==> flow/design.v <==
module mulary
  (
   input wire        clk,
   input wire        reset,
   input integer     req_command,
   input wire [31:0] req_in_1,
   input wire [31:0] req_in_2,
   output reg [63:0] resp_result
   );
   reg           y_signed, y_signed0, y_signed1;
   reg           x_, x0_, x1_;
   reg [15:0]    x0, x1, y1, y2;
   reg [23:0]    y0, y3;
   wire [2:0]    br00 = {x0[1:0],1'b0};
   wire [2:0]    br01 = x0[3:1];
   wire [2:0]    br02 = x0[5:3];
   wire [2:0]    br03 = x0[7:5];
   wire [2:0]    br04 = {x0[9:8],x0_};
   wire [2:0]    br05 = x0[11:9];
   wire [2:0]    br06 = x0[13:11];
   wire [2:0]    br07 = x0[15:13];
   wire [2:0]    br10 = {x1[1:0],x_};
   wire [2:0]    br11 = x1[3:1];
   wire [2:0]    br12 = x1[5:3];
   wire [2:0]    br13 = x1[7:5];
   wire [2:0]    br14 = {x1[9:8],x1_};
   wire [2:0]    br15 = x1[11:9];
   wire [2:0]    br16 = x1[13:11];
   wire [2:0]    br17 = x1[15:13];
   reg           ng00, ng01, ng02, ng03, ng04, ng05, ng06, ng07;
   reg           ng10, ng11, ng12, ng13, ng14, ng15, ng16, ng17;
   always @(*)begin
      y_signed = 1'b0;
      y_signed0 = 1'b0;
      y_signed1 = 1'b0;
      x_  = 1'b0;
      x0_ = 1'b0;
      x1_ = 1'b0;
      x0 = 16'h0;
      x1 = 16'h0;
      y0 = 24'h0;
      y1 = 16'h0;
      y2 = 16'h0;
      y3 = 24'h0;
      ng00 = (br00[2:1]==2'b10)|(br00[2:0]==3'b110);
      ng01 = (br01[2:1]==2'b10)|(br01[2:0]==3'b110);
      ng02 = (br02[2:1]==2'b10)|(br02[2:0]==3'b110);
      ng03 = (br03[2:1]==2'b10)|(br03[2:0]==3'b110);
      ng04 = (br04[2:1]==2'b10)|(br04[2:0]==3'b110);
      ng05 = (br05[2:1]==2'b10)|(br05[2:0]==3'b110);
      ng06 = (br06[2:1]==2'b10)|(br06[2:0]==3'b110);
      ng07 = (br07[2:1]==2'b10)|(br07[2:0]==3'b110);
      if((req_command==0)|(req_command==1))begin
         ng10 = 1'b0;
         ng11 = 1'b0;
         ng12 = 1'b0;
         ng13 = 1'b0;
      end else begin
         ng10 = (br10[2:1]==2'b10)|(br10[2:0]==3'b110);
         ng11 = (br11[2:1]==2'b10)|(br11[2:0]==3'b110);
         ng12 = (br12[2:1]==2'b10)|(br12[2:0]==3'b110);
         ng13 = (br13[2:1]==2'b10)|(br13[2:0]==3'b110);
      end
      ng14 = (br14[2:1]==2'b10)|(br14[2:0]==3'b110);
      ng15 = (br15[2:1]==2'b10)|(br15[2:0]==3'b110);
      ng16 = (br16[2:1]==2'b10)|(br16[2:0]==3'b110);
      ng17 = (br17[2:1]==2'b10)|(br17[2:0]==3'b110);
      case(req_command)
        0,
        1,
        2,
        6,
        8,
        10,
        12,
        13:begin
           y_signed = 1'b0;
           y_signed0 = 1'b0;
           y_signed1 = 1'b0;
        end
        3,
        4:begin
           y_signed = 1'b1;
           y_signed0 = 1'b0;
           y_signed1 = 1'b0;
        end
        7,
        9,
        11:begin
           y_signed = 1'b1;
           y_signed0 = 1'b1;
           y_signed1 = 1'b1;
        end
      endcase
      case(req_command)
        0,
        1:begin
           x_  = req_in_1[7];
           x0_ = req_in_1[7];
           x1_ = req_in_1[15];
           x0[15:0] = req_in_1[15:0];
           x1[15:0] = req_in_1[23:8];
           y0[23:0] = req_in_2[23:0];
           y1[15:0] = req_in_2[15:0];
           y2[15:0] = req_in_2[23:8];
           y3[23:0] = req_in_2[23:0];
        end
        2,
        3,
        4:begin
           x_       = 1'b0;
           x0_ = req_in_1[7];
           x1_ = req_in_1[7];
           x0[15:0] = req_in_1[15:0];
           x1[15:0] = req_in_1[15:0];
           y0[23:0] = {8'h0,req_in_2[15:0]};
           y1[15:0] = req_in_2[15:0];
           y2[15:0] = req_in_2[31:16];
           y3[23:0] = {req_in_2[31:16],8'h0};
        end
        6,
        7,
        8,
        9:begin
           x_       = 1'b0;
           x0_ = req_in_1[7];
           x1_ = req_in_1[23];
           x0[15:0] = req_in_1[15:0];
           x1[15:0] = req_in_1[31:16];
           y0[23:0] = {8'h0,req_in_2[15:0]};
           y1[15:0] = req_in_2[15:0];
           y2[15:0] = req_in_2[31:16];
           y3[23:0] = {req_in_2[31:16],8'h0};
        end
        10,
        11:begin
           x_       = 1'b0;
           x0_      = 1'b0;
           x1_      = 1'b0;
           x0[15:0] = req_in_1[15:0];
           x1[15:0] = req_in_1[31:16];
           y0[23:0] = {req_in_2[7:0],16'h0};
           y1[15:0] = {req_in_2[15:8],8'h0};
           y2[15:0] = {8'h0,req_in_2[23:16]};
           y3[23:0] = {16'h0,req_in_2[31:24]};
        end
        12,
        13:begin
           x_       = 1'b0;
           x0_      = 1'b0;
           x1_      = 1'b0;
           x0[15:0] = req_in_1[15:0];
           x1[15:0] = req_in_1[31:16];
           y0[23:0] = {16'h0,req_in_2[7:0]};
           y1[15:0] = {req_in_2[15:8],8'h0};
           y2[15:0] = {8'h0,req_in_2[23:16]};
           y3[23:0] = {req_in_2[31:24],16'h0};
        end
      endcase
   end
   always @(*) begin
     resp_result = 64'h0;  
     case(req_command)
       0,
       1:begin
          resp_result[63:0] = (64'hfffe0000_00000000
                               +(result0      )
                               +(result1 << 8 )
                               + (((x1[15])? req_in_2[23:0] : 0) <<24)  );
       end
       2:begin
          resp_result[63:0] = (64'hfffdfffe_00000000
                               +(result0      )
                               +(result1 << 8 )
                               + (((x0[15])? req_in_2[15:0]  : 0) <<16)
                               + (((x1[15])? req_in_2[31:16] : 0) <<32)  );
       end
       4:begin
          resp_result[63:0] = ((64'hfffcfffe_00000000|{~(req_in_1[15]&req_in_2[31]),48'h0000_00000000})
                               +(result0      )
                               +(result1 << 8 )
                               + (((x0[15])? req_in_2[15:0]  : 0) <<16)
                               + (((x1[15])? req_in_2[31:16] : 0) <<32)  );
       end
       3:begin
          resp_result[63:0] = (64'hfffdfffe_00000000
                               +(result0     )
                               +(result1 << 8)  );
       end
       6:begin
          resp_result[63:0] = (64'hfffffffc_00000000
                               +(result0      )
                               +(result1 >> 8 )
                               + (((x0[15])? req_in_2[15:0]  : 0) <<16)
                               + (((x1[15])? req_in_2[31:16] : 0) <<16)  );
       end
       7:begin
          resp_result[63:0] = (64'hfffffffc_00000000
                               +(result0      )
                               +(result1 >> 8 )   );
       end
       8:begin
          resp_result[63:0] = (64'hfffffffe_00000000
                               +(result0      )
                               +(result1 << 24)
                               + (((x0[15])? req_in_2[15:0]  : 0) <<16)
                               + (((x1[15])? req_in_2[31:16] : 0) <<48)  );
       end
       9:begin
          resp_result[63:0] = ((64'hfffffffe_00000000|{req_in_1[15]^req_in_2[15],32'h00000000})
                               +(result0     )
                               +(result1 <<24));
       end
       10:begin
          resp_result[63:0] = (64'hfffffff8_00000000
                               +(result0      )
                               +(result1 << 8 )
                               + (((x0[7] )? req_in_2[7:0]  : 0) << 24)
                               + (((x0[15])? req_in_2[15:8] : 0) << 24)
                               + (((x1[7] )? req_in_2[23:16]: 0) << 24)
                               + (((x1[15])? req_in_2[31:24]: 0) << 24)  );
       end
       11:begin
          resp_result[63:0] = (64'hfffffff8_00000000
                               +(result0      )
                               +(result1 << 8 )  );
       end
       12,
       13:begin
          resp_result[63:0] = (64'hfffffffe_00000000
                               +(result0      )
                               +(result1 << 24)
                               + (((x0[7] )? req_in_2[7:0]  : 0) << 8)
                               + (((x0[15])? req_in_2[15:8] : 0) << 24)
                               + (((x1[7] )? req_in_2[23:16]: 0) << 40)
                               + (((x1[15])? req_in_2[31:24]: 0) << 56)  );
       end
     endcase
   end
   wire [27:0]   by00, by01, by02, by03, by04, by05, by06, by07;
   wire [27:0]   by10, by11, by12, by13, by14, by15, by16, by17;
   booth0 booth00(.i(0), .y_signed(y_signed0), .br(br00), .y(y0), .by(by00), .com(req_command));
   booth0 booth01(.i(1), .y_signed(y_signed0), .br(br01), .y(y0), .by(by01), .com(req_command));
   booth0 booth02(.i(1), .y_signed(y_signed0), .br(br02), .y(y0), .by(by02), .com(req_command));
   booth0 booth03(.i(1), .y_signed(y_signed0), .br(br03), .y(y0), .by(by03), .com(req_command));
   booth1 booth04(.i(0), .y_signed(y_signed1), .br(br04), .y(y1), .by(by04), .com(req_command));
   booth1 booth05(.i(1), .y_signed(y_signed1), .br(br05), .y(y1), .by(by05), .com(req_command));
   booth1 booth06(.i(1), .y_signed(y_signed1), .br(br06), .y(y1), .by(by06), .com(req_command));
   booth1 booth07(.i(1), .y_signed(y_signed1), .br(br07), .y(y1), .by(by07), .com(req_command));
   booth2 booth10(.i(0), .y_signed(y_signed), .br(br10), .y(y2), .by(by10), .com(req_command));
   booth2 booth11(.i(1), .y_signed(y_signed), .br(br11), .y(y2), .by(by11), .com(req_command));
   booth2 booth12(.i(1), .y_signed(y_signed), .br(br12), .y(y2), .by(by12), .com(req_command));
   booth2 booth13(.i(1), .y_signed(y_signed), .br(br13), .y(y2), .by(by13), .com(req_command));
   booth3 booth14(.i(0), .y_signed(y_signed), .br(br14), .y(y3), .by(by14), .com(req_command));
   booth3 booth15(.i(1), .y_signed(y_signed), .br(br15), .y(y3), .by(by15), .com(req_command));
   booth3 booth16(.i(1), .y_signed(y_signed), .br(br16), .y(y3), .by(by16), .com(req_command));
   booth3 booth17(.i(1), .y_signed(y_signed), .br(br17), .y(y3), .by(by17), .com(req_command));
   wire [63:0]   result0 = ((({1'b0,by00}+ng00)) +
                            (({1'b0,by01}+ng01)<<2) +
                            (({1'b0,by02}+ng02)<<4) +
                            (({1'b0,by03}+ng03)<<6) +
                            (({1'b0,by04}+ng04)<<8) +
                            (({1'b0,by05}+ng05)<<10) +
                            (({1'b0,by06}+ng06)<<12) +
                            (({1'b0,by07}+ng07)<<14) );
   wire [63:0]   result1 = ((({1'b0,by10}+(ng10<<8))) +
                            (({1'b0,by11}+(ng11<<8))<<2) +
                            (({1'b0,by12}+(ng12<<8))<<4) +
                            (({1'b0,by13}+(ng13<<8))<<6) +
                            (({1'b0,by14}+ng14)<<8) +
                            (({1'b0,by15}+ng15)<<10) +
                            (({1'b0,by16}+ng16)<<12) +
                            (({1'b0,by17}+ng17)<<14) );
endmodule
module booth0
  (
   input             i,
   input             y_signed,
   input [2:0]       br,
   input [23:0]      y,
   input integer     com,
   output reg [27:0] by
   );
   wire              y_sign = (com==11) ? y[23] : y[15]&y_signed;
   wire              S = ((br==3'b000)|(br==3'b111)) ? 1'b0 : y_sign^br[2] ;
   always @(*) begin
      case(br)
        3'b000: by[15:0] =  {16{1'b0}};
        3'b001: by[15:0] =  {y[15:0]};
        3'b010: by[15:0] =  {y[15:0]};
        3'b011: by[15:0] =  {y[14:0],1'b0};
        3'b100: by[15:0] = ~{y[14:0],1'b0};
        3'b101: by[15:0] = ~{y[15:0]};
        3'b110: by[15:0] = ~{y[15:0]};
        3'b111: by[15:0] =  {16{1'b0}};
      endcase
      if((com==0)||(com==1)||(com==10)||(com==11))begin
         case(br)
           3'b000: by[24:16] =  {9{1'b0}};
           3'b001: by[24:16] =  {y[23]&y_signed,y[23:16]};
           3'b010: by[24:16] =  {y[23]&y_signed,y[23:16]};
           3'b011: by[24:16] =  {y[23:15]};
           3'b100: by[24:16] = ~{y[23:15]};
           3'b101: by[24:16] = ~{y[23]&y_signed,y[23:16]};
           3'b110: by[24:16] = ~{y[23]&y_signed,y[23:16]};
           3'b111: by[24:16] =  {9{1'b0}};
         endcase
         if(i) by[27:25] = {2'b01,~S};
         else  by[27:25] = {~S,S,S};
      end else begin
         case(br)
           3'b000: by[16] =  1'b0;
           3'b001: by[16] =  y[15]&y_signed;
           3'b010: by[16] =  y[15]&y_signed;
           3'b011: by[16] =  y[15];
           3'b100: by[16] = ~y[15];
           3'b101: by[16] = ~(y[15]&y_signed);
           3'b110: by[16] = ~(y[15]&y_signed);
           3'b111: by[16] =  1'b0;
         endcase
         if(i) by[27:17] = {8'h0,2'b01,~S};
         else  by[27:17] = {8'h0,~S,S,S};
      end
   end
endmodule
module booth1
  (
   input             i,
   input             y_signed,
   input [2:0]       br,
   input [15:0]      y,
   input integer     com,
   output reg [27:0] by
   );
   wire              S = ((br==3'b000)|(br==3'b111)) ? 1'b0 : (y[15]&y_signed)^br[2] ;
   always @(*) begin
      case(br)
        3'b000: by[15:0] =  {16{1'b0}};
        3'b001: by[15:0] =  {y[15:0]};
        3'b010: by[15:0] =  {y[15:0]};
        3'b011: by[15:0] =  {y[14:0],1'b0};
        3'b100: by[15:0] = ~{y[14:0],1'b0};
        3'b101: by[15:0] = ~{y[15:0]};
        3'b110: by[15:0] = ~{y[15:0]};
        3'b111: by[15:0] =  {16{1'b0}};
      endcase
      by[27:16] = 0;  
      case(com)
        0,
        1: begin
           case(br)
             3'b000: by[16] =  1'b0;
             3'b001: by[16] =  1'b0;
             3'b010: by[16] =  1'b0;
             3'b011: by[16] =  y[15];
             3'b100: by[16] = ~y[15];
             3'b101: by[16] =  1'b0;
             3'b110: by[16] =  1'b0;
             3'b111: by[16] =  1'b0;
           endcase
           by[27:17] = 0;
        end
        2,
        3,
        4,
        6,
        7,
        8,
        9,
        12,
        13: begin
           case(br)
             3'b000: by[16] =  1'b0;
             3'b001: by[16] =  y[15]&y_signed;
             3'b010: by[16] =  y[15]&y_signed;
             3'b011: by[16] =  y[15];
             3'b100: by[16] = ~y[15];
             3'b101: by[16] =~(y[15]&y_signed);
             3'b110: by[16] =~(y[15]&y_signed);
             3'b111: by[16] =  1'b0;
           endcase
           by[27:17] = {8'h0,2'b01,~S};
        end
        10,
        11: begin
           case(br)
             3'b000: by[16] =  1'b0;
             3'b001: by[16] =  y[15]&y_signed;
             3'b010: by[16] =  y[15]&y_signed;
             3'b011: by[16] =  y[15];
             3'b100: by[16] = ~y[15];
             3'b101: by[16] =~(y[15]&y_signed);
             3'b110: by[16] =~(y[15]&y_signed);
             3'b111: by[16] =  1'b0;
           endcase
           if(i) by[27:17] = {8'h0,2'b01,~S};
           else  by[27:17] = {8'h0,~S,S,S};
        end
      endcase
   end
endmodule
module booth2
  (
   input             i,
   input             y_signed,
   input [2:0]       br,
   input [15:0]      y,
   input integer     com,
   output reg [27:0] by
   );
   wire              y_sign = ((com==11) ? y[7] : y[15]) & y_signed;
   wire              S = ((br==3'b000)|(br==3'b111)) ? 1'b0 : y_sign^br[2] ;
   always @(*) begin
      if((com==10)||(com==11))begin
         if(i) by[19:17] = {2'b01,~S};
         else  by[19:17] = {~S,S,S};
         by[24:20] = 0;
      end else begin
         case(br)
           3'b000: by[24:17] =  {8{1'b0}};
           3'b001: by[24:17] =  {y[15]&y_signed,y[15:9]};
           3'b010: by[24:17] =  {y[15]&y_signed,y[15:9]};
           3'b011: by[24:17] =  {y[15:8]};
           3'b100: by[24:17] = ~{y[15:8]};
           3'b101: by[24:17] = ~{y[15]&y_signed,y[15:9]};
           3'b110: by[24:17] = ~{y[15]&y_signed,y[15:9]};
           3'b111: by[24:17] =  {8{1'b0}};
         endcase
      end
      if((com==0)|(com==1))begin
         case(br)
           3'b000: by[16] =  1'b0;
           3'b001: by[16] =  y[8];
           3'b010: by[16] =  y[8];
           3'b011: by[16] =  1'b0;
           3'b100: by[16] =  1'b0;
           3'b101: by[16] = ~y[8];
           3'b110: by[16] = ~y[8];
           3'b111: by[16] =  1'b0;
         endcase
         by[27:25] = {2'b01,~S};
         by[15:0] = ({16{1'b0}});
      end else if((com==10)|(com==11))begin
         case(br)
           3'b000: by[16:8] =  {9{1'b0}};
           3'b001: by[16:8] =  {y[7]&y_signed,y[7:0]};
           3'b010: by[16:8] =  {y[7]&y_signed,y[7:0]};
           3'b011: by[16:8] =  {y[7:0],1'b0};
           3'b100: by[16:8] = ~{y[7:0],1'b0};
           3'b101: by[16:8] = ~{y[7]&y_signed,y[7:0]};
           3'b110: by[16:8] = ~{y[7]&y_signed,y[7:0]};
           3'b111: by[16:8] =  {9{1'b0}};
         endcase
         by[27:25] = 0;
         by[7:0] = 0;
      end else begin
         case(br)
           3'b000: by[16:8] =  {9{1'b0}};
           3'b001: by[16:8] =   y[8:0];
           3'b010: by[16:8] =   y[8:0];
           3'b011: by[16:8] =  {y[7:0],1'b0};
           3'b100: by[16:8] = ~{y[7:0],1'b0};
           3'b101: by[16:8] =  ~y[8:0];
           3'b110: by[16:8] =  ~y[8:0];
           3'b111: by[16:8] =  {9{1'b0}};
         endcase
         if(i) by[27:25] = {2'b01,~S};
         else  by[27:25] = {~S,S,S};
         by[7:0] = 0;
      end
   end
endmodule
module booth3
  (
   input             i,
   input             y_signed,
   input [2:0]       br,
   input [23:0]      y,
   input integer     com,
   output reg [27:0] by
   );
   wire              y_sign = ((com==11) ? y[7] : y[23]) & y_signed;
   wire              S = ((br==3'b000)|(br==3'b111)) ? 1'b0 : y_sign^br[2] ;
   always @(*) begin
      case(br)
        3'b000: by[7:0] =  {8{1'b0}};
        3'b001: by[7:0] =  {y[7:0]};
        3'b010: by[7:0] =  {y[7:0]};
        3'b011: by[7:0] =  {y[6:0],1'b0};
        3'b100: by[7:0] = ~{y[6:0],1'b0};
        3'b101: by[7:0] = ~{y[7:0]};
        3'b110: by[7:0] = ~{y[7:0]};
        3'b111: by[7:0] =  {8{1'b0}};
      endcase
      if((com==10)||(com==11))begin
         case(br)
           3'b000: by[8] =  1'b0;
           3'b001: by[8] =  y[7]&y_signed;
           3'b010: by[8] =  y[7]&y_signed;
           3'b011: by[8] =  y[7];
           3'b100: by[8] = ~y[7];
           3'b101: by[8] =~(y[7]&y_signed);
           3'b110: by[8] =~(y[7]&y_signed);
           3'b111: by[8] =  1'b0;
         endcase
         if(i) by[11:9] = {2'b01,~S};
         else  by[11:9] = {~S,S,S};
         by[27:12] = 0;
      end else begin
         case(br)
           3'b000: by[24:8] =  {17{1'b0}};
           3'b001: by[24:8] =  {y[23]&y_signed,y[23:8]};
           3'b010: by[24:8] =  {y[23]&y_signed,y[23:8]};
           3'b011: by[24:8] =  {y[23:7]};
           3'b100: by[24:8] = ~{y[23:7]};
           3'b101: by[24:8] = ~{y[23]&y_signed,y[23:8]};
           3'b110: by[24:8] = ~{y[23]&y_signed,y[23:8]};
           3'b111: by[24:8] =  {17{1'b0}};
         endcase
         by[27:25] = {2'b01,~S};
      end
   end
endmodule
module cpa
  (
   input integer      req_command,
   input wire [63:0]  mul,
   input wire [4:0]   mulctl,
   input wire [31:0]  aln0,
   input wire [31:0]  aln1,
   input wire [31:0]  aln2,
   input wire [31:0]  aln3,
   output wire [31:0] add0,
   output wire [31:0] add1,
   output wire [31:0] add2,
   output wire [31:0] add3,
   output wire [81:0] addo
   );
   wire [81:0]        alnmul = (((mulctl[4]) ? {16'h0,mul[63:0]} : {mul[47:0],32'h0}) ^
                                {{34{mulctl[3]}},{16{mulctl[2]}},{16{mulctl[1]}},{16{mulctl[0]}}} );
   wire [2:0]         alnctl = (req_command==13) ? mulctl[2:0] : 3'b0;
   reg                cin0, cin1, cin2, cin3;
   wire [16:0]        sum01 = aln0[15: 0] + alnmul[63:48] + cin0;
   wire [16:0]        sum11 = aln1[15: 0] + alnmul[47:32] + cin1;
   wire [16:0]        sum21 = aln2[15: 0] + alnmul[31:16] + cin2;
   wire [16:0]        sum31 = aln3[15: 0] + alnmul[15: 0] + cin3;
   wire [17:0]        sum00 = aln0[31:16] + alnmul[81:64]   + sum01[16];
   wire [16:0]        sum10 = aln1[31:16] + {16{alnctl[2]}} + sum11[16];
   wire [16:0]        sum20 = aln2[31:16] + {16{alnctl[1]}} + sum21[16];
   wire [16:0]        sum30 = aln3[31:16] + {16{alnctl[0]}} + sum31[16];
   always @(*) begin
      if(req_command==13)begin
         cin0 = (mulctl[3]==1'b1);
         cin1 = (mulctl[2]==1'b1);
         cin2 = (mulctl[1]==1'b1);
         cin3 = (mulctl[0]==1'b1);
      end else begin
         cin0 = sum11[16];
         cin1 = sum21[16];
         cin2 = sum31[16];
         cin3 = (mulctl[0]==1'b1);
      end
   end
   assign add0 = {sum00[15:0], sum01[15:0]};
   assign add1 = {sum10[15:0], sum11[15:0]};
   assign add2 = {sum20[15:0], sum21[15:0]};
   assign add3 = {sum30[15:0], sum31[15:0]};
   assign addo = {sum00[17:0], sum01[15:0], sum11[15:0], sum21[15:0], sum31[15:0]};
endmodule
module fmad_check
  (
   input [31:0]      x,
   input [31:0]      y,
   input [31:0]      z,
   output reg [31:0] rslt,
   output reg [4:0]  flag
   );
   always @ (x or y or z) begin
      rslt = {32{1'bx}};
      flag = 5'h0;
      if((x[30:23]==8'hff)&(x[22:0]!=0))begin
         rslt    = x|32'h00400000;
         flag[4] = ~x[22]|((y[30:23]==8'hff)&~y[22]&(y[21:0]!=0))|((z[30:23]==8'hff)&~z[22]&(z[21:0]!=0));
      end else if((y[30:23]==8'hff)&(y[22:0]!=0))begin
         rslt    = y|32'h00400000;
         flag[4] = ~y[22]|((x[30:23]==8'hff)&~x[22]&(x[21:0]!=0))|((z[30:23]==8'hff)&~z[22]&(z[21:0]!=0));
      end else if(((x[30:23]==8'hff)&(y[30:0]==0))|((y[30:23]==8'hff)&(x[30:0]==0)))begin
         rslt    = 32'hffc00000;
         flag[4] = 1'b1;
      end else if((z[30:23]==8'hff)&(z[22:0]!=0))begin
         rslt    = z|32'h00400000;
         flag[4] = ~z[22]|((x[30:23]==8'hff)&~x[22]&(x[21:0]!=0))|((y[30:23]==8'hff)&~y[22]&(y[21:0]!=0));
      end else if(((x[30:23]==8'hff)|(y[30:23]==8'hff))&((z[30:23]==8'hff)))begin
         if((x[31]^y[31])==z[31])begin
            rslt    = z[31:0];
         end else begin
            rslt    = 32'hffc00000;
            flag[4] = 1'b1;
         end
      end else if(x[30:23]==8'hff)begin
         rslt = {x[31]^y[31],x[30:0]};
      end else if(y[30:23]==8'hff)begin
         rslt = {x[31]^y[31],y[30:0]};
      end else if(z[30:23]==8'hff)begin
         rslt = z[31:0];
      end else if((x[30:0]==0)|(y[30:0]==0))begin
         if(z[30:0]==0)
           rslt = {z[31]&(x[31]^y[31]),z[30:0]};
         else
           rslt = z;
      end else begin
         flag[0] = 1'b1;
      end
   end
endmodule
module fmad
  (
   input                    clk,
   input                    reset,
   input                    req,
   input integer            req_command,
   input [31:0]             x,
   input [31:0]             y,
   input [31:0]             z,
   input [31:0]             w,
   output reg signed [31:0] acc0, acc1, acc2, acc3,  
   output reg signed [ 9:0] exp0, exp1, exp2, exp3,  
   output reg [31:0]        rslt,                    
   output reg [4:0]         flag                     
   );
   reg               en0, en1;
   always @ (*) begin
      if(reset)begin
         en0 = 1'b0;
      end else begin
         en0 = req;
      end
   end
   always @ (posedge clk) begin
      if(reset)begin
         en1 <= 1'b0;
      end else begin
         en1 <= en0;
      end
   end
   wire[4:0]         flag0i;                    
   wire [31:0]       rslt0i;                    
   reg [4:0]         flag0, flag1;              
   reg [31:0]        rslt0, rslt1;              
   fmad_check fmad_check
     (
      .x(x),
      .y(y),
      .z(z),
      .rslt(rslt0i),
      .flag(flag0i)
   );
   always @ (posedge clk) begin
      if(en0) begin
         if(req_command==1)begin
            flag0 <= flag0i;
            rslt0 <= rslt0i;
         end else begin
            flag0 <= 0;
         end
      end
      if(en1)begin
         flag1 <= flag0;
         rslt1 <= rslt0;
      end
   end
   wire [23:0]       fracx = {(x[30:23]!=8'h00),x[22:0]};                    
   wire [23:0]       fracy = {(y[30:23]!=8'h00),y[22:0]};                    
   wire [31:0]       fracz = {(z[30:23]!=8'h00),z[22:0],8'h0};               
   wire [7:0]        expx =       (x[30:23]==8'h00) ? 8'h01 : x[30:23];      
   wire [7:0]        expy =       (y[30:23]==8'h00) ? 8'h01 : y[30:23];      
   wire signed [8:0] expz = {1'b0,(z[30:23]==8'h00) ? 8'h01 : z[30:23]};     
   wire signed [9:0] expm = expx+expy-127+1;                                 
   wire signed [9:0] expd = expm-expz;                                       
   wire [63:0]       muli;
   wire [31:0]       req_in_1 = ((req_command == 1) ? {8'h0,fracx[23:0]}
                                 :                    {1'b1,x[6:0],  1'b1,y[6:0],  1'b1,z[6:0],  1'b1,w[6:0]});
   wire [31:0]       req_in_2 = ((req_command == 1) ? {8'h0,fracy[23:0]}
                                 :                    {1'b1,x[22:16],1'b1,y[22:16],1'b1,z[22:16],1'b1,w[22:16]});
   mulary mulary
     (
      .clk(clk),
      .reset(reset),
      .req_command(req_command),
      .req_in_1(req_in_1),
      .req_in_2(req_in_2),
      .resp_result(muli)
   );
   reg [5:0]         sfti;
   always @ (*) begin
      if(expd>=55)begin
         sfti = 55;
      end else if(expd>=0)begin
         sfti = expd;
      end else if(expd>=-32)begin
         sfti = expd+32;
      end else begin
         sfti = 0;
      end
   end
   reg [5:0]         sft0, sft1, sft2, sft3;
   reg [8:0]         expa;                                                               
   reg               sgnz;                                                               
   wire signed [9:0] exp0p = {1'b0,x[30:23]} + {1'b0,x[14:7]};                           
   wire signed [9:0] exp1p = {1'b0,y[30:23]} + {1'b0,y[14:7]};                           
   wire signed [9:0] exp2p = {1'b0,z[30:23]} + {1'b0,z[14:7]};                           
   wire signed [9:0] exp3p = {1'b0,w[30:23]} + {1'b0,w[14:7]};                           
   reg signed [9:0]  exp0l, exp1l, exp2l, exp3l;                                         
   wire sftout0 = ((exp0l==0) | (aln0[48:30]!={19{1'b0}}) & (aln0[48:30]!={19{1'b1}}));  
   wire sftout1 = ((exp1l==0) | (aln1[48:30]!={19{1'b0}}) & (aln1[48:30]!={19{1'b1}}));  
   wire sftout2 = ((exp2l==0) | (aln2[48:30]!={19{1'b0}}) & (aln2[48:30]!={19{1'b1}}));  
   wire sftout3 = ((exp3l==0) | (aln3[48:30]!={19{1'b0}}) & (aln3[48:30]!={19{1'b1}}));  
   wire signed [9:0] exp0i = (!sftout0) ? exp0 : exp0l;                                  
   wire signed [9:0] exp1i = (!sftout1) ? exp1 : exp1l;                                  
   wire signed [9:0] exp2i = (!sftout2) ? exp2 : exp2l;                                  
   wire signed [9:0] exp3i = (!sftout3) ? exp3 : exp3l;                                  
   wire signed [9:0] exd0 = exp0p - exp0i + 16;                                          
   wire signed [9:0] exd1 = exp1p - exp1i + 16;                                          
   wire signed [9:0] exd2 = exp2p - exp2i + 16;                                          
   wire signed [9:0] exd3 = exp3p - exp3i + 16;                                          
   reg [63:0]        mul;
   reg [4:0]         mulctl;
   reg [48:0]        aln0, aln1, aln2, aln3;
   wire [31:0]       add0, add1, add2, add3;
   always @ (posedge clk) begin
      if(en0)begin
         if(req_command==13)begin
            if((x[30:23]==0)|(x[14:7]==0)|(exd0<0))  exp0l <= 0;
            else                                     exp0l <= exp0p;
            if((y[30:23]==0)|(y[14:7]==0)|(exd1<0))  exp1l <= 0;
            else                                     exp1l <= exp1p;
            if((z[30:23]==0)|(z[14:7]==0)|(exd2<0))  exp2l <= 0;
            else                                     exp2l <= exp2p;
            if((w[30:23]==0)|(w[14:7]==0)|(exd3<0))  exp3l <= 0;
            else                                     exp3l <= exp3p;
         end
         if(req_command==13)begin
            mul <= muli;
         end else begin
            mul <= {16'h0,muli[47:0]};
         end
         if(req_command==1)begin
            sgnz <= z[31];
            if(expd>=0)begin
               expa <= expm;
            end else if(expd>=-32)begin
               expa <= expm+32;
            end else begin
               expa <= expz;
            end
         end
         if(req_command==13)begin
            mulctl <= {1'b1,x[31]^x[15], y[31]^y[15], z[31]^z[15], w[31]^w[15]};
         end else begin
            if(expd>=0) mulctl <= {1'b0,{4{(x[31]^y[31]^z[31])}}};
            else        mulctl <= {1'b1,{4{(x[31]^y[31]^z[31])}}};
         end
         if(req_command==13)begin
            if(exd0[9:6]!=0) sft0 <= 63;
            else             sft0 <= exd0;
            if(exd1[9:6]!=0) sft1 <= 63;
            else             sft1 <= exd1;
            if(exd2[9:6]!=0) sft2 <= 63;
            else             sft2 <= exd2;
            if(exd3[9:6]!=0) sft3 <= 63;
            else             sft3 <= exd3;
         end else begin
            if(sfti>=48)begin
               acc0 <= 0;            acc1 <= fracz;            acc2 <= fracz;            acc3 <= fracz;
               sft0 <= 0;            sft1 <= sfti;             sft2 <= sfti-16;          sft3 <= sfti-32;
            end else if(sfti>=32)begin
               acc0 <= fracz;        acc1 <= fracz;            acc2 <= fracz;            acc3 <= {fracz,16'h0};
               sft0 <= sfti+16;      sft1 <= sfti;             sft2 <= sfti-16;          sft3 <= sfti-16;
            end else if(sfti>=16)begin
               acc0 <= fracz;        acc1 <= fracz;            acc2 <= {fracz,16'h0};    acc3 <= 0;
               sft0 <= sfti+16;      sft1 <= sfti;             sft2 <= sfti;             sft3 <= 0;
            end else begin
               acc0 <= fracz;        acc1 <= {fracz,16'h0};    acc2 <= 0;                acc3 <= 0;
               sft0 <= sfti+16;      sft1 <= sfti+16;          sft2 <= 0;                sft3 <= 0;
            end
         end
      end
      if(reset)begin
         exp0 <= 0;
         acc0 <= 0;
         exp1 <= 0;
         acc1 <= 0;
         exp2 <= 0;
         acc2 <= 0;
         exp3 <= 0;
         acc3 <= 0;
      end else if((req_command==13)&(en1))begin  
         if(!sftout0)begin
            exp0 <= exp0l;
            acc0 <= add0;
         end
         if(!sftout1)begin
            exp1 <= exp1l;
            acc1 <= add1;
         end
         if(!sftout2)begin
            exp2 <= exp2l;
            acc2 <= add2;
         end
         if(!sftout3)begin
            exp3 <= exp3l;
            acc3 <= add3;
         end
      end
   end
   always @ (*) begin
      if(req_command==1)begin  
         aln0 = {acc0,16'h0}>>sft0;
         aln1 = {acc1,16'h0}>>sft1;
         aln2 = {acc2,16'h0}>>sft2;
         aln3 = {acc3,16'h0}>>sft3;
      end else begin
         aln0 = $signed({acc0,16'h0})>>>sft0;
         aln1 = $signed({acc1,16'h0})>>>sft1;
         aln2 = $signed({acc2,16'h0})>>>sft2;
         aln3 = $signed({acc3,16'h0})>>>sft3;
      end
   end
   wire [81:0]       addi;
   cpa cpa
     (
      .req_command(req_command),   
      .mul(mul),
      .mulctl(mulctl),
      .aln0(aln0),      .aln1(aln1),      .aln2(aln2),      .aln3(aln3),
      .add0(add0),      .add1(add1),      .add2(add2),      .add3(add3),
      .addo(addi)
   );
   reg [81:0]        add;
   reg [8:0]         expr;
   reg               sgnr;
   always @ (posedge clk) begin
      if(en1 & flag0[0])begin
         add[81:0] <= addi;
         sgnr <= sgnz;
         expr <= expa;
      end
   end
   wire [64:0]   nrmi,nrm0,nrm1,nrm2,nrm3,nrm4,nrm5;
   wire [1:0]    ssn;
   wire [5:0]    nrmsft;                                 
   assign nrmsft[5] = (~(|nrmi[64:32])|(&nrmi[64:32]))& (expr[8:5]!=4'h0);
   assign nrmsft[4] = (~(|nrm5[64:48])|(&nrm5[64:48]))&((expr[8:4]&{3'h7,~nrmsft[5],  1'b1})!=5'h00);
   assign nrmsft[3] = (~(|nrm4[64:56])|(&nrm4[64:56]))&((expr[8:3]&{3'h7,~nrmsft[5:4],1'b1})!=6'h00);
   assign nrmsft[2] = (~(|nrm3[64:60])|(&nrm3[64:60]))&((expr[8:2]&{3'h7,~nrmsft[5:3],1'b1})!=7'h00);
   assign nrmsft[1] = (~(|nrm2[64:62])|(&nrm2[64:62]))&((expr[8:1]&{3'h7,~nrmsft[5:2],1'b1})!=8'h00);
   assign nrmsft[0] = (~(|nrm1[64:63])|(&nrm1[64:63]))&((expr[8:0]&{3'h7,~nrmsft[5:1],1'b1})!=9'h000);
   assign nrmi = {add[81:18],(|add[17:0])};
   assign nrm5 = (~nrmsft[5]) ? nrmi : {add[49:0], 15'h0};
   assign nrm4 = (~nrmsft[4]) ? nrm5 : {nrm5[48:0], 16'h0000};
   assign nrm3 = (~nrmsft[3]) ? nrm4 : {nrm4[56:0], 8'h00};
   assign nrm2 = (~nrmsft[2]) ? nrm3 : {nrm3[60:0], 4'h0};
   assign nrm1 = (~nrmsft[1]) ? nrm2 : {nrm2[62:0], 2'b00};
   assign nrm0 = (~nrmsft[0]) ? nrm1 : {nrm1[63:0], 1'b0};
   assign ssn = {nrm0[38],(|nrm0[37:0])};
   wire [2:0]    grsn = {nrm0[40:39],(|ssn)};
   wire          rnd = (~nrmi[64]) ? (grsn[1:0]==2'b11)|(grsn[2:1]==2'b11)
                                   : ((grsn[1:0]==2'b00)|                           
                                      ((grsn[1]^grsn[0])     &(grsn[0]))|           
                                      ((grsn[2]^(|grsn[1:0]))&(grsn[1]^grsn[0])));  
   wire [9:0]    expn = expr-nrmsft+{1'b0,(nrm0[64]^nrm0[63])};  
   wire [30:0]   rsltr = (~nrm0[64]) ? {expn,nrm0[62:40]}+rnd : {expn,~nrm0[62:40]}+rnd;
   always @ (*) begin
      rslt[31] = sgnr^add[81];
      flag = 0;
      if(flag1[0] == 1'b0)begin
         rslt = rslt1;
         flag = flag1;
      end else if(nrmi==0)begin
         rslt[31:0] = 32'h00000000;
      end else if(expn[9])begin
         rslt[30:0] = 31'h00000000;
         flag[0] = 1'b1;
         flag[1] = 1'b1;
      end else if((expn[8:0]>=9'h0ff)&(~expn[9]))begin
         rslt[30:0] = 31'h7f800000;
         flag[0] = 1'b1;
         flag[2] = 1'b1;
      end else if(~nrm0[64])begin
         rslt[30:0] = rsltr[30:0];
         flag[0] = |grsn[1:0] | (rsltr[30:23]==8'hff);
         flag[1] = ((rsltr[30:23]==8'h00)|((expn[7:0]==8'h00)&~ssn[1]))&(|grsn[1:0]);
         flag[2] = (rsltr[30:23]==8'hff);
      end else begin
         rslt[30:0] = rsltr[30:0];
         flag[0] = |grsn[1:0] | (rsltr[30:23]==8'hff);
         flag[1] = ((rsltr[30:23]==8'h00)|((expn[7:0]==8'h00)&((~ssn[1]&~ssn[0])|(ssn[1]&ssn[0])) ))&(|grsn[1:0]);
         flag[2] = (rsltr[30:23]==8'hff);
      end
   end
endmodule
module fmad_fp32
  (
   input         clk,
   input         reset,
   input         req,
   input [31:0]  x,
   input [31:0]  y,
   input [31:0]  z,
   output [31:0] rslt,
   output [4:0]  flag
   );
   wire signed [31:0] acc0, acc1, acc2, acc3;
   wire signed [9:0]  exp0, exp1, exp2, exp3;
   fmad fmad
     (
      .clk(clk),
      .reset(reset),
      .req(req),
      .req_command(1),
      .x(x),
      .y(y),
      .z(z),
      .w(32'h0),
      .acc0(acc0), .acc1(acc1), .acc2(acc2), .acc3(acc3),
      .exp0(exp0), .exp1(exp1), .exp2(exp2), .exp3(exp3),
      .rslt(rslt),
      .flag(flag)
   );
endmodule
---- From RTL to reports: fmad_fp32 ----
The steps from the RTL of fmad_fp32 to its reports follow in flow order.
Lines are those of the file above, counted from 1.
Library cell names are shortened.
A cell with n/a has no value.
design
  top module .............................. fmad_fp32
  clock port .............................. clk
  cell library ............................ sky130hd
  corner .................................. tt_025C_1v80

---- Elaborated design ----
Counts by Yosys on the flattened word-level netlist (proc, flatten, opt, wreduce; memories kept). Register bits leave out memories and registers merged into their read ports (data or address). Print and check cells are left out. Cells with the same type and inputs are merged into one.
Yosys's memory passes give these memory sizes; they may raise the number of words (mostly to a power of two), join words into wider ones and drop unused or constant bits.
cells by class
  add/sub/neg operators ................... 52
  $lt $le $gt $ge ......................... 7
  eq/ne operators ......................... 98
  shift operators ......................... 4
  mux-type cells .......................... 114
  bitwise logic cells ..................... 143
  reductions and logical operators ........ 96
operators with widths
  cell                                                            number
  32-bit two-way mux                                              21
  16-bit case mux with 5-bit select                               7
  65-bit two-way mux                                              6
  17-bit case mux with 5-bit select                               4
  8-bit case mux with 5-bit select                                8
  27-bit by 1-bit adder with 28-bit output                        6
  48-bit by 6-bit right shift with 16-bit output                  3
  9-bit case mux with 5-bit select                                3
  3-bit equality test with constant B                             44
  31-bit two-way mux                                              4
  48-bit adder                                                    2
  31-bit zero test                                                3
  82-bit bitwise XOR                                              1
  80-bit two-way mux                                              1
  17-bit by 1-bit adder with 18-bit output                        4
  23-bit nonzero test                                             3
  16-bit by 16-bit adder with 17-bit output                       4
  17-bit by 1-bit adder with 17-bit output                        4
  2-bit OR reduction                                              34
  22-bit nonzero test                                             3
  3-bit by 2-bit equality test with 1-bit output with constant B  22
  6-bit two-way mux                                               11
  65-bit zero test                                                1
  16-bit case mux with 4-bit select                               1
  31-bit by 1-bit adder with 31-bit output                        2
  48-bit by 6-bit right shift with 32-bit output                  1
  1-bit OR                                                        45
  1-bit by 39-bit adder with 40-bit output with constant A        1
Not listed: further kinds 93, cells in them 265.
bit counts
  register bits ........................... 376
  memory bits (read-only) ................. 48
  memories kept ........................... 1
  input port bits ......................... 99
  output and inout bits ................... 37
  cells after elaboration ................. 537
memory list
  name              words  bits a word  read ports  wr ports  RTL line  text
  (name not given)  16     3            1           0         68        case(req_command)

---- Longest topological paths ----
Depth = most cells in a row (Yosys ltp): at word level without a register or memory, in the mapped netlist without a sequential cell, where the memories' decode and read muxes count.
logic depth
  depth after elaboration ................. 46
  ABC_AREA ................................ 0
  depth in mapped cells ................... 98
  mapped depth without buffers ............ 96

---- Netlist ----
The flow's flattened synthesis, as Yosys stat reports it; memories are mapped. The netlist is that of the ABC_AREA named above (0 if unset); the other value can give another one.
cells by type
  cell type  number  total area (µm²)
  edfxtp_1   243     7.3E+03
  fa_1       235     4.7E+03
  xnor2_1    486     4.26E+03
  ha_1       335     4191.52
  nand2_1    690     2.59E+03
  xor2_1     290     2.54E+03
  a21oi_1    434     2.17E+03
  nor2_1     525     1970.64
  dfxtp_1    97      1.94E+03
  o21ai_0    349     1.75E+03
  mux2i_1    173     1.73E+03
  clkbuf_1   411     1542.73
  mux4_2     62      1.4E+03
  inv_1      330     1.24E+03
  nand2b_1   163     1.02E+03
  nand3_1    195     975.936
  a221oi_1   104     910.874
  a21o_1     113     848.314
Other cell types: 93; their cells: 1293.
synthesis totals
  standard cells after synthesis .......... 6528
  chip area (Yosys) ....................... 52287.6 µm²
  area of sequential cells ................ 9238.9 µm²
  flip-flops .............................. 340
  buffers ................................. 525
The figures by module come from a second, unflattened synthesis with its own total; it is not the netlist above.
second synthesis, totals
  cells (unflattened synthesis) ........... 14455
  area total of the unflattened synthesis .. 109087.1 µm²
Rows give one instance, submodules left out.
modules
  module      times used  cells  area (µm²)  sequential area (µm²)
  mulary      1           6056   46024.1     0.0
  fmad        1           4814   38884.8     12462.0
  cpa         1           1079   7947.6      0.0
  booth3      4           159    1023.5      0.0
  booth2      4           148    1011.0      0.0
  booth0      4           135    880.8       0.0
  booth1      4           108    718.2       0.0
  fmad_check  1           304    1689.1      0.0
  fmad_fp32   1           2      7.5         0.0

---- Path before layout ----
Path of least setup slack by OpenSTA after synthesis, without wires, with an ideal clock, recovery checks aside; 20% of the period is set as input and as output delay. Where synthesis merged equal registers, the netlist keeps one of their names.
timing post-synthesis
  kind .................................... register -> output
  from .................................... register fmad.expr[8]
  to ...................................... output port flag[1]
  period .................................. 17.5 ns
  external output delay ................... 3.500 ns
  time at the first pin ................... 0.000 ns
  arrival time ............................ 13.032 ns
  required time ........................... 14.000 ns
  setup slack ............................. 0.968 ns
  path delay .............................. 13.032 ns
  stages .................................. 65
  buffers on the path ..................... 14
  synthesis period reached ................ 16.532 ns
"path delay" is the arrival time less input delay plus setup time.
A path that ends at an output port has no setup time.
"stages": output pins that drive a net of the path, with the launching flip-flop's if there is one; two outputs of one cell count as two.
"synthesis period reached" is the clock period less the worst setup slack; recovery checks do not enter. This is arithmetic on one report: input and output delays are still those of the set period (20% each).
The rows between start and end are the longest chain of elaborated cells between them; the timing report does not say that the signal goes this way. Where chains are equally long, one stands for them.
Each line given opens the expression or statement behind the cell; cells for indexed reads and writes are added by Yosys, which also makes memories of some case tables.
on the way, post-synthesis
  path through ............................ edfxtp_1 > inv_1 > ha_1 > nor3b_1 > a21oi_4 > buf_4 > inv_2 > clkbuf_1 > clkbuf_1 > ha_1 > nor4b_1 > nor2_1 > nand4_1 > mux2_4 > nand2_8 > clkinv_4 > buf_6 > clkbuf_1 > (+29 left out) > mux2i_4 > nor2_4 > inv_2 > buf_1 > ha_1 > inv_1 > ha_1 > a21o_1 > a21oi_1 > o21bai_1 > a21oi_1 > inv_1 > a21oi_1 > o21bai_1 > xnor2_1 > o21ai_0 > or4b_2 > o31ai_1
  length of the longest elaborated chain .. 44
  elaborated cells between the ends (all ways) .. 90
  those cells by class .................... add/sub (4); compare (1); eq/ne (2); mux (13); logic (48); reduce/logical (22)
RTL lines, path post-synthesis
  element              RTL line  text
  start: declaration   840       reg [8:0]         expr;
  start: assignment    846       expr <= expa;
  4-bit nonzero test   852       assign nrmsft[5] = (~(|nrmi[64:32])|(&nrmi[64:32]))& (expr[8:5]!=4'h0);
  1-bit AND            852
  65-bit two-way mux   859       assign nrm5 = (~nrmsft[5]) ? nrmi : {add[49:0], 15'h0};
  17-bit OR reduction  853       assign nrmsft[4] = (~(|nrm5[64:48])|(&nrm5[64:48]))&((expr[8:4]&{3'h7,~nrmsft[5],  1'b1})!=5'h00);
  1-bit NOT            853
  1-bit OR             853
  1-bit AND            853
  (+30 left out)       n/a
  1-bit OR             892       flag[1] = ((rsltr[30:23]==8'h00)|((expn[7:0]==8'h00)&~ssn[1]))&(|grsn[1:0]);
  1-bit AND            892
  1-bit two-way mux    889       end else if(~nrm0[64])begin
  1-bit two-way mux    885       end else if((expn[8:0]>=9'h0ff)&(~expn[9]))begin
  1-bit two-way mux    881       end else if(expn[9])begin
  3-bit two-way mux    879       end else if(nrmi==0)begin
  3-bit two-way mux    876       if(flag1[0] == 1'b0)begin
  end: declaration     911       output [4:0]  flag

---- Timing after layout ----
Path of least setup slack in the final report of stored run 2 (OpenROAD, finished layout, wires in). Where an end is a register, its clock arrival counts in the times.
timing post-layout
  kind .................................... register -> register
  from .................................... register fmad.sft3[0]
  to ...................................... register fmad.add[67]
  period .................................. 15.1 ns
  time at the first pin ................... 0.55 ns
  arrival time ............................ 16.11 ns
  required time ........................... 15.49 ns
  setup slack ............................. -0.62 ns
  stages .................................. 98
  buffers on the path ..................... 20
The rows between start and end are the longest chain of elaborated cells between them; the timing report does not say that the signal goes this way. Where chains are equally long, one stands for them.
A register here has more assigning lines than the two given.
on the way, post-layout
  path through ............................ edfxtp_1 > buf_6 > mux4_2 > mux4_2 > a32oi_2 > nor2_1 > a21oi_2 > fa_2 > nor2b_1 > o21ai_1 > nand2_1 > a21o_1 > a21o_1 > a21o_1 > a21o_1 > a21o_1 > a21o_1 > a21o_1 > (+62 left out) > buf_4 > buf_4 > buf_4 > buf_4 > buf_4 > buf_4 > buf_4 > buf_4 > buf_6 > buf_6 > buf_6 > buf_6 > buf_6 > buf_6 > buf_6 > buf_6 > buf_6 > xnor2_2
  length of the longest elaborated chain .. 7
  elaborated cells between the ends (all ways) .. 7
  RTL lines with such cells ............... 6
  those cells by class .................... add/sub (6); shift (1)
RTL lines, path post-layout
  element                                         RTL line  text
  start: declaration                              706       reg [5:0]         sft0, sft1, sft2, sft3;
  start: assignment                               771       else             sft3 <= exd3;
  start: assignment                               778       sft0 <= sfti+16;      sft1 <= sfti;             sft2 <= sfti-16;          sft3 <= sfti-16;
  48-bit by 6-bit right shift with 16-bit output  821       aln3 = {acc3,16'h0}>>sft3;
  16-bit by 16-bit adder with 17-bit output       546       wire [16:0]        sum31 = aln3[15: 0] + alnmul[15: 0] + cin3;
  17-bit by 1-bit adder with 17-bit output        546
  17-bit by 1-bit adder with 17-bit output        545       wire [16:0]        sum21 = aln2[15: 0] + alnmul[31:16] + cin2;
  17-bit by 1-bit adder with 17-bit output        544       wire [16:0]        sum11 = aln1[15: 0] + alnmul[47:32] + cin1;
  17-bit by 1-bit adder with 17-bit output        543       wire [16:0]        sum01 = aln0[15: 0] + alnmul[63:48] + cin0;
  18-bit by 1-bit adder with 18-bit output        547       wire [17:0]        sum00 = aln0[31:16] + alnmul[81:64]   + sum01[16];
  end: assignment                                 844       add[81:0] <= addi;
  end: declaration                                839       reg [81:0]        add;

Lab notebook: fmad_fp32

Record of 5 stored runs of the RTL-to-layout flow on fmad_fp32, platform sky130hd. The runs are unordered. Constraints: input delay and output delay 20% of the set period each, output load 0.01 pF.
"achieved period" means the clock period less the worst setup slack. The figure is calculated, with input and output delays left at 20% of the set period.
"worst setup path time": the worst setup path's part of the clock period (all of it between registers, 20% less for each end at a port) less its slack. A launch clock that arrives late makes it longer, a capture clock that arrives late makes it shorter.

---- stored run 1 ----
settings
  ABC_AREA = 1
  CAP_MARGIN = 0
  CELL_PAD_IN_SITES_GLOBAL_PLACEMENT = 2
  CORE_ASPECT_RATIO = 0.63
  CORE_MARGIN = 9
  CORE_UTILIZATION = 59
  CTS_CLUSTER_DIAMETER = 261
  CTS_CLUSTER_SIZE = 36
  GPL_TIMING_DRIVEN = 0
  HOLD_SLACK_MARGIN = 0.3
  MAX_ROUTING_LAYER = met4
  PLACE_DENSITY_LB_ADDON = 0.19
  SLEW_MARGIN = 30
  period_ns = 15.1
results
  incomplete, placement halted on FLW-0024

---- stored run 2 ----
settings
  ABC_AREA = 0
  CAP_MARGIN = 0
  CELL_PAD_IN_SITES_DETAIL_PLACEMENT = 0
  CELL_PAD_IN_SITES_GLOBAL_PLACEMENT = 0
  CORE_ASPECT_RATIO = 0.63
  CORE_MARGIN = 9
  CORE_UTILIZATION = 59
  CTS_CLUSTER_DIAMETER = 261
  CTS_CLUSTER_SIZE = 58
  GPL_ROUTABILITY_DRIVEN = 0
  GPL_TIMING_DRIVEN = 1
  HOLD_SLACK_MARGIN = 0.3
  MAX_ROUTING_LAYER = met5
  PLACE_DENSITY_LB_ADDON = 0.19
  SETUP_SLACK_MARGIN = 1.48
  SLEW_MARGIN = 25
  TNS_END_PERCENT = 90
  period_ns = 15.1
results
  synthesis area .......................... 52287.6 µm²
  die area ................................ 99951.2 µm²
  standard-cell area of the final layout .. 58681.3 µm²
  utilization after layout ................ 67.0 %
  worst setup slack after layout .......... -0.621 ns
  sum of negative setup slack ............. -5.130 ns
  smallest hold slack ..................... 0.412 ns
  achieved period ......................... 15.721 ns
  worst setup path time ................... 15.72 ns
  worst setup path type ................... register -> register

---- stored run 3 ----
settings
  CORE_UTILIZATION = 40
  period_ns = 17.5
  CAP_MARGIN = 20
  CORE_MARGIN = 2
  SLEW_MARGIN = 20
results
  synthesis area .......................... 52287.6 µm²
  die area ................................ 133627.0 µm²
  standard-cell area of the final layout .. 56305.3 µm²
  utilization after layout ................ 43.4 %
  worst setup slack after layout .......... 0.923 ns
  sum of negative setup slack ............. 0.000 ns
  smallest hold slack ..................... 0.417 ns
  achieved period ......................... 16.577 ns
  worst setup path time ................... 16.58 ns
  worst setup path type ................... register -> register

---- stored run 4 ----
settings
  ABC_AREA = 0
  CAP_MARGIN = 0
  CELL_PAD_IN_SITES_DETAIL_PLACEMENT = 0
  CELL_PAD_IN_SITES_GLOBAL_PLACEMENT = 0
  CORE_ASPECT_RATIO = 0.76
  CORE_MARGIN = 9
  CORE_UTILIZATION = 59
  CTS_CLUSTER_DIAMETER = 261
  CTS_CLUSTER_SIZE = 58
  GPL_ROUTABILITY_DRIVEN = 0
  GPL_TIMING_DRIVEN = 1
  HOLD_SLACK_MARGIN = 0.3
  MAX_ROUTING_LAYER = met5
  SETUP_SLACK_MARGIN = -0.64
  SLEW_MARGIN = 25
  TNS_END_PERCENT = 90
  period_ns = 15.1
results
  synthesis area .......................... 52287.6 µm²
  die area ................................ 99764.7 µm²
  standard-cell area of the final layout .. 56110.1 µm²
  utilization after layout ................ 64.4 %
  worst setup slack after layout .......... -0.558 ns
  sum of negative setup slack ............. -2.352 ns
  smallest hold slack ..................... 0.433 ns
  achieved period ......................... 15.658 ns
  worst setup path time ................... 15.66 ns
  worst setup path type ................... register -> register

---- stored run 5 ----
settings
  CORE_MARGIN = 4
  CORE_UTILIZATION = 52
  SETUP_SLACK_MARGIN = 2.02
  SLEW_MARGIN = 40
  TNS_END_PERCENT = 90
  period_ns = 9.74
  CAP_MARGIN = 20
results
  synthesis area .......................... 52287.6 µm²
  die area ................................ 105690.0 µm²
  standard-cell area of the final layout .. 73300.3 µm²
  utilization after layout ................ 73.3 %
  worst setup slack after layout .......... -5.749 ns
  sum of negative setup slack ............. -209.483 ns
  smallest hold slack ..................... 0.415 ns
  achieved period ......................... 15.489 ns
  worst setup path time ................... 15.49 ns
  worst setup path type ................... register -> register
